==> flow/design.v <==
`timescale 1ns / 1ps
module decoder(
    input [1:0] in,
    output reg [3:0] out
    );
    always @(*) begin
        case(in)
            2'b00: out = 4'b1000;
            2'b01: out = 4'b0100;
            2'b10: out = 4'b0010;
            2'b11: out = 4'b0001;
        endcase
    end
endmodule
`timescale 1ns / 1ps
module ARITHMATIC_UNIT #(parameter width = 16)(
    input [width - 1:0] A,
    input [width - 1:0] B,
    input [1:0] ALU_FUN,
    input clk,rst,
    input Arith_Enable,
    output reg [width - 1:0] Arith_OUT,
    output reg Carry_OUT,
    output reg Arith_Flag
    );
    always@(posedge clk or negedge rst) begin
        if (!rst) begin
            Arith_OUT <= 0;
            Arith_Flag <= 0;
            Carry_OUT <= 0;        
        end
        else if (Arith_Enable) begin
            Arith_OUT <= 0;
            Carry_OUT <= 0;
            Arith_Flag <= 1;
            case (ALU_FUN)
                2'b00:
                begin
                    {Carry_OUT,Arith_OUT} <= A+B;
                end
                2'b01:
                begin
                    {Carry_OUT,Arith_OUT} <= A-B;
                end
                2'b10:
                begin
                    {Carry_OUT,Arith_OUT} <= A*B;
                end                
                2'b11:
                begin
                    {Carry_OUT,Arith_OUT} <= (B == 0) ? {1'b0, {width{1'b1}}} : A/B;
                end                
            endcase
        end
        else begin
            Arith_OUT <= 0;
            Arith_Flag <= 0;
            Carry_OUT <= 0;            
        end
    end
endmodule
`timescale 1ns / 1ps
module Logic_Unit #(parameter width = 16)(
    input [width - 1:0] A,
    input [width - 1:0] B,
    input [1:0] ALU_FUN,
    input clk,rst,
    input Logic_Enable,
    output reg [width - 1:0] Logic_OUT,
    output reg Logic_Flag
    );
 always@(posedge clk or negedge rst) begin
        if (!rst) begin
            Logic_OUT <= 0;
            Logic_Flag <= 0;
        end
        else if (Logic_Enable) begin
            Logic_OUT <= 0;
            Logic_Flag <= 1;
            case (ALU_FUN)
                2'b00:
                begin
                    Logic_OUT <= A&B;
                end
                2'b01:
                begin
                    Logic_OUT <= A|B;
                end
                2'b10:
                begin
                    Logic_OUT <= ~(A&B);
                end                
                2'b11:
                begin
                    Logic_OUT <= ~(A|B);
                end                
            endcase
        end
        else begin
            Logic_OUT <= 0;
            Logic_Flag <= 0;
        end
    end
endmodule
`timescale 1ns / 1ps
module CMP_Unit #(parameter width = 16)(
    input [width - 1:0] A,
    input [width - 1:0] B,
    input [1:0] ALU_FUN,
    input clk,rst,
    input CMP_Enable,
    output reg [width - 1:0] CMP_OUT,
    output reg CMP_Flag
    );
always@(posedge clk or negedge rst) begin
        if (!rst) begin
            CMP_OUT <= 0;
            CMP_Flag <= 0;
        end
        else if (CMP_Enable) begin
            CMP_OUT <= 0;
            CMP_Flag <= 1;
            case (ALU_FUN)
                2'b00:
                begin
                    CMP_OUT <= 0;
                end
                2'b01:
                begin
                    CMP_OUT <= (A==B);
                end
                2'b10:
                begin
                    CMP_OUT <= (A>B)? 2:0;
                end                
                2'b11:
                begin
                    CMP_OUT <= (A<B)? 3:0;
                end                
            endcase
        end
        else begin
            CMP_OUT <= 0;
            CMP_Flag <= 0;
        end
    end
endmodule
`timescale 1ns / 1ps
module Shift_Unit #(parameter width = 16)(
    input [width - 1:0] A,
    input [width - 1:0] B,
    input [1:0] ALU_FUN,
    input clk,rst,
    input Shift_Enable,
    output reg [width - 1:0] Shift_OUT,
    output reg Shift_Flag
    );
always@(posedge clk or negedge rst) begin
        if (!rst) begin
            Shift_OUT <= 0;
            Shift_Flag <= 0;
        end
        else if (Shift_Enable) begin
            Shift_OUT <= 0;
            Shift_Flag <= 1;
            case (ALU_FUN)
                2'b00:
                begin
                    Shift_OUT <= A>>1;
                end
                2'b01:
                begin
                    Shift_OUT <= A<<1;
                end
                2'b10:
                begin
                    Shift_OUT <= B>>1;
                end                
                2'b11:
                begin
                    Shift_OUT <= B<<1;
                end                
            endcase
        end
        else begin
            Shift_OUT <= 0;
            Shift_Flag <= 0;
        end
    end
endmodule
`timescale 1ns / 1ps
module ALU_TOP #(parameter width = 16)(
    input [width - 1:0] A,
    input [width - 1:0] B,
    input [3:0] ALU_FUN,
    input clk,rst,
    output  [width - 1:0] Arith_OUT,
    output  Carry_OUT,
    output  Arith_Flag,
    output  [width - 1:0] Logic_OUT,
    output  Logic_Flag,
    output  [width - 1:0] CMP_OUT,
    output  CMP_Flag,
    output  [width - 1:0] Shift_OUT,
    output  Shift_Flag
    );
wire [3:0] enables;
decoder d0 (ALU_FUN[3:2],enables);
ARITHMATIC_UNIT #(width) d1 (A,B,ALU_FUN[1:0],clk,rst,enables[3],Arith_OUT,Carry_OUT,Arith_Flag);
Logic_Unit #(width) d2 (A,B,ALU_FUN[1:0],clk,rst,enables[2],Logic_OUT,Logic_Flag);
CMP_Unit #(width) d3 (A,B,ALU_FUN[1:0],clk,rst,enables[1],CMP_OUT,CMP_Flag);
Shift_Unit #(width) d4 (A,B,ALU_FUN[1:0],clk,rst,enables[0],Shift_OUT,Shift_Flag);
endmodule
# From RTL to reports: ALU_TOP
# The steps from the RTL of ALU_TOP to its reports follow in flow order.
# Lines are those of the file above, counted from 1.
# Operators: Yosys type, input widths -> output width; for muxes data width and select width s.
# Library cell names are shortened.
# Not given: --
[design]
top_module = "ALU_TOP"
clock = "clk"
library = "sky130hd"
pvt_corner = "tt_025C_1v80"

# After elaboration
# Counts by Yosys on the flattened word-level netlist (proc, flatten, opt, wreduce; memories kept). Register bits leave out memories and registers merged into their read ports (data or address); mux counts leave out enables and synchronous resets folded into registers. Print and check cells are left out. Cells with the same type and inputs are merged into one.
[word_totals]
regBits = 69
inputBits = 38
output_inout_bits = 69
word_cells = 47
[op_classes]
addsub = 2
multipliers = 1
div = 1
cmp = 2
equal = 7
n_mux = 18
bitwise = 4
reduce_logical = 3
[ops]
columns = ["cell", "count"]
rows = [
  ["$div 16x16->17", 1],
  ["$mul 16x16->17", 1],
  ["$pmux 16 s4", 4],
  ["$mux 16", 4],
  ["$not 16->16", 2],
  ["$add 16x16->17", 1],
  ["$sub 16x16->17", 1],
  ["$mux 17", 1],
  ["$gt 16x16->1", 1],
  ["$lt 16x16->1", 1],
  ["$eq 16x16->1", 1],
  ["$and 16x16->16", 1],
  ["$or 16x16->16", 1],
  ["$logic_not 16->1", 1],
  ["$pmux 4 s4", 1],
  ["$eq 2x2->1 const B", 4],
  ["$mux 1", 5],
  ["$eq 2x1->1 const B", 2],
  ["$logic_not 2->1", 2],
  ["$pmux 1 s4", 1],
  ["$mux 2", 2],
]

# Longest topological paths
# Longest topological path by Yosys (ltp), each cell counted once; first at word level (registers and memories cut), then after technology mapping (sequential cells cut; the memories' decode and read muxes count).
[depth]
depth_word = 4
abc_area = 0
depth_mapped = 137
mapped_depth_nobuf = 126

# Mapped cells and area
# Source: synth_stat.txt of the flow (Yosys; design flattened, memories mapped). It holds for the ABC_AREA given above (unset counts as 0); a run with the other value may have another netlist.
# Totals and module areas in this step are rounded.
[by_type]
columns = ["cell_type", "count", "area_total_um2"]
rows = [
  ["ha_1", 251, 3.14E+03],
  ["fa_1", 96, 1.92E+03],
  ["dfrtp_1", 55, 1376.32],
  ["xnor2_1", 99, 867.082],
  ["nand2_1", 221, 829.546],
  ["nor2_1", 205, 769.488],
  ["inv_1", 197, 739.459],
  ["a21oi_1", 130, 650.624],
  ["o21ai_0", 71, 355.341],
  ["xor2_1", 40, 350.336],
  ["o21a_1", 44, 330.317],
  ["mux4_2", 14, 315.302],
  ["nor3_1", 61, 305.293],
  ["clkbuf_1", 71, 266.506],
  ["a21o_1", 35, 262.752],
  ["nor2b_1", 36, 225.216],
  ["mux2i_1", 22, 220.211],
  ["mux2_2", 19, 213.955],
]
# Not listed: further types 76, cells in them 433.
[mapped]
mapped_cells = 2100
mapped_area_um2 = 16370
sequential_area_um2 = 1376
ffs = 55
buf_cells = 103
# The figures by module come from a second, unflattened synthesis with its own total; it is not the netlist above.
[hier_totals]
cells_unflattened = 2081
hier_area_um2 = 16330
# Rows give one instance, submodules left out.
[modules]
columns = ["module", "n_inst", "cells", "area_um2", "seq_area_um2"]
rows = [
  ["ARITHMATIC_UNIT (width=16)", 1, 1881, 14120, 450.4],
  ["Logic_Unit (width=16)", 1, 56, 807.0, 425.4],
  ["Shift_Unit (width=16)", 1, 55, 732.0, 425.4],
  ["CMP_Unit (width=16)", 1, 85, 644.4, 75.1],
  ["decoder", 1, 4, 26.3, 0.0],
  ["ALU_TOP", 1, 0, 0.0, 0.0],
]

# Timing after synthesis
# Path of least setup slack by OpenSTA after synthesis, without wires, with an ideal clock, recovery checks aside; 20% of the period is set as input and as output delay. Where synthesis merged equal registers, the netlist keeps one of their names.
[synth_path]
kind = "input to register"
startpoint = "in B[1]"
endpoint = "reg d1.Arith_OUT[0]"
tclk_ns = 33.0
input_delay_ns = 6.600
setup_time_ns = 0.131
t_first_pin_ns = 6.600
arrival_ns = 33.445
required_ns = 32.869
path_slack_ns = -0.577
delay_ns = 26.976
stages = 129
n_path_buf = 12
synth_period_reached_ns = 33.577
# "delay_ns" = arrival - input delay + setup time.
# "stages": output pins that drive a net of the path, with the launching flip-flop's if there is one; two outputs of one cell count as two.
# "synth_period_reached_ns" = period - worst setup slack (recovery checks aside). The figure is calculated, with input and output delays left at 20% of the set period.
# Between the ends stands the longest chain of elaborated cells between them, by number of cells; it is not shown to be the way that was timed. Of several equally long chains one is given.
# Each line given opens the expression or statement behind the cell; cells for indexed reads and writes are added by Yosys, which also makes memories of some case tables.
# At most two assigning lines are given for a register; there are more.
[synth_between]
cell_sequence = "clkbuf_1 > clkinv_1 > ha_1 > a21oi_1 > o31ai_1 > ha_1 > o21ai_0 > a211oi_1 > nand2_1 > mux2_2 > ha_1 > a21o_1 > o21a_1 > o2111a_1 > a211o_1 > ha_1 > or3_1 > o221a_2 > [... 93 more ...] > o211ai_1 > a22oi_1 > nand4_1 > nand2_1 > clkbuf_1 > nor2_1 > a21oi_1 > ha_1 > nor2b_1 > o21a_1 > o21a_1 > o21a_1 > o21ai_0 > nand2b_1 > a21oi_1 > o311ai_0 > a211oi_1 > a31oi_1"
elab_chain_cells = 4
cone_cells = 5
lines_between = 3
cone_classes = "div: 1; mux: 3; reduce/logical: 1"
[synth_lines]
columns = ["element", "line_no", "source"]
rows = [
  ["start: declaration", 194, "input [width - 1:0] B,"],
  ["$div 16x16->17", 51, "{Carry_OUT,Arith_OUT} <= (B == 0) ? {1'b0, {width{1'b1}}} : A/B;"],
  ["$mux 17", 51, ""],
  ["$pmux 16 s4", 36, "case (ALU_FUN)"],
  ["$mux 16", 32, "else if (Arith_Enable) begin"],
  ["end: assignment", 28, "Arith_OUT <= 0;"],
  ["end: assignment", 33, "Arith_OUT <= 0;"],
  ["end: declaration", 22, "output reg [width - 1:0] Arith_OUT,"],
]

# Path in the finished layout
# Path of least setup slack in the final report of flow run A (OpenROAD, finished layout, wires in). Where an end is a register, its clock arrival counts in the times.
[layout_path]
kind = "input to register"
startpoint = "in B[15]"
endpoint = "reg d1.Arith_OUT[0]"
tclk_ns = 57.9
input_delay_ns = 11.58
setup_time_ns = 0.12
t_first_pin_ns = 11.58
arrival_ns = 44.29
required_ns = 58.07
path_slack_ns = 13.78
stages = 117
n_path_buf = 2
# Between the ends stands the longest chain of elaborated cells between them, by number of cells; it is not shown to be the way that was timed. Of several equally long chains one is given.
# At most two assigning lines are given for a register; there are more.
[layout_between]
cell_sequence = "clkdlybuf4s50_1 > nor4_4 > and3_1 > nand3_1 > o31ai_1 > ha_1 > o21ai_0 > a211oi_1 > nand2_1 > mux2_2 > ha_1 > a21o_1 > o21a_1 > o2111a_1 > a211o_1 > ha_1 > or3_1 > o221a_2 > [... 81 more ...] > mux2_2 > ha_1 > o21ai_0 > a21boi_0 > o211ai_1 > a22oi_1 > nand4_1 > nand2_1 > nor2_1 > a22o_1 > a21o_1 > ha_1 > nand4_1 > nor2_1 > a2111oi_0 > o311ai_0 > a211oi_1 > a31oi_1"
elab_chain_cells = 4
cone_cells = 5
lines_between = 3
cone_classes = "div: 1; mux: 3; reduce/logical: 1"
[layout_lines]
columns = ["element", "line_no", "source"]
rows = [
  ["start: declaration", 194, "input [width - 1:0] B,"],
  ["$div 16x16->17", 51, "{Carry_OUT,Arith_OUT} <= (B == 0) ? {1'b0, {width{1'b1}}} : A/B;"],
  ["$mux 17", 51, ""],
  ["$pmux 16 s4", 36, "case (ALU_FUN)"],
  ["$mux 16", 32, "else if (Arith_Enable) begin"],
  ["end: assignment", 28, "Arith_OUT <= 0;"],
  ["end: assignment", 33, "Arith_OUT <= 0;"],
  ["end: declaration", 22, "output reg [width - 1:0] Arith_OUT,"],
]

# Settings and measured results of 5 stored flow runs for module ALU_TOP (sky130hd), not sorted in any way. The constraints put input and output delay at 20% of the set period each and load the outputs with 0.01 pF.
# "timing.worst_path_ns" means the part of the period allowed to the worst setup path (the constraints hold back 20% at inputs and 20% at outputs) less its slack; where the path has registers, the arrival times of their clocks count too.
# "total_power_uw" is the tool's figure for a default switching activity; nothing was simulated.
# Measured values are rounded.

[[run]]
name = "flow run A"
[run.settings]
CAP_MARGIN = 5
CELL_PAD_IN_SITES_GLOBAL_PLACEMENT = 0
CORE_UTILIZATION = 55
PLACE_DENSITY_LB_ADDON = 0.14
TNS_END_PERCENT = 30
period_ns = 57.9
CORE_MARGIN = 2
SLEW_MARGIN = 20
[run.results]
final_die_area_um2 = 31160
worst_setup_slack_ns = 13.78
yosys.chip_area_um2 = 16370
timing.worst_path_ns = 32.54
worst_path_kind = "input to register"
total_power_uw = 470.2
final_util_pct = 60.1

[[run]]
name = "flow run B"
[run.settings]
CAP_MARGIN = 15
CELL_PAD_IN_SITES_GLOBAL_PLACEMENT = 1
CORE_ASPECT_RATIO = 0.9
CORE_MARGIN = 9
CORE_UTILIZATION = 70
CTS_CLUSTER_DIAMETER = 161
CTS_CLUSTER_SIZE = 83
GPL_ROUTABILITY_DRIVEN = 0
MAX_ROUTING_LAYER = "met5"
SETUP_SLACK_MARGIN = 5.0
period_ns = 29.9
SLEW_MARGIN = 20
[run.results]
outcome = "no results, placement failed with GPL-0301"

[[run]]
name = "flow run C"
[run.settings]
CAP_MARGIN = 25
CELL_PAD_IN_SITES_DETAIL_PLACEMENT = 1
CELL_PAD_IN_SITES_GLOBAL_PLACEMENT = 0
CORE_UTILIZATION = 55
CTS_CLUSTER_DIAMETER = 313
GPL_TIMING_DRIVEN = 0
MIN_ROUTING_LAYER = "met2"
PLACE_DENSITY_LB_ADDON = 0.14
SLEW_MARGIN = 10
TNS_END_PERCENT = 80
period_ns = 57.9
CORE_MARGIN = 2
[run.results]
outcome = "no results, routing failed with GRT-0116"

[[run]]
name = "flow run D"
[run.settings]
CELL_PAD_IN_SITES_GLOBAL_PLACEMENT = 1
CORE_ASPECT_RATIO = 0.9
CORE_MARGIN = 3
CORE_UTILIZATION = 70
CTS_CLUSTER_DIAMETER = 161
CTS_CLUSTER_SIZE = 83
GPL_ROUTABILITY_DRIVEN = 0
MAX_ROUTING_LAYER = "met5"
SETUP_SLACK_MARGIN = 5.0
period_ns = 33.0
CAP_MARGIN = 20
SLEW_MARGIN = 20
[run.results]
outcome = "no results, placement failed with GPL-0301"

[[run]]
name = "flow run E"
[run.settings]
CORE_ASPECT_RATIO = 0.61
CORE_MARGIN = 4
CORE_UTILIZATION = 22
CTS_CLUSTER_SIZE = 95
MIN_ROUTING_LAYER = "met1"
PLACE_DENSITY_LB_ADDON = 0.24
SETUP_SLACK_MARGIN = 2.97
TNS_END_PERCENT = 90
period_ns = 18.0
CAP_MARGIN = 20
SLEW_MARGIN = 20
[run.results]
final_die_area_um2 = 78970
worst_setup_slack_ns = -10.37
yosys.chip_area_um2 = 16370
timing.worst_path_ns = 24.77
worst_path_kind = "input to register"
total_power_uw = 1819
final_util_pct = 35.5
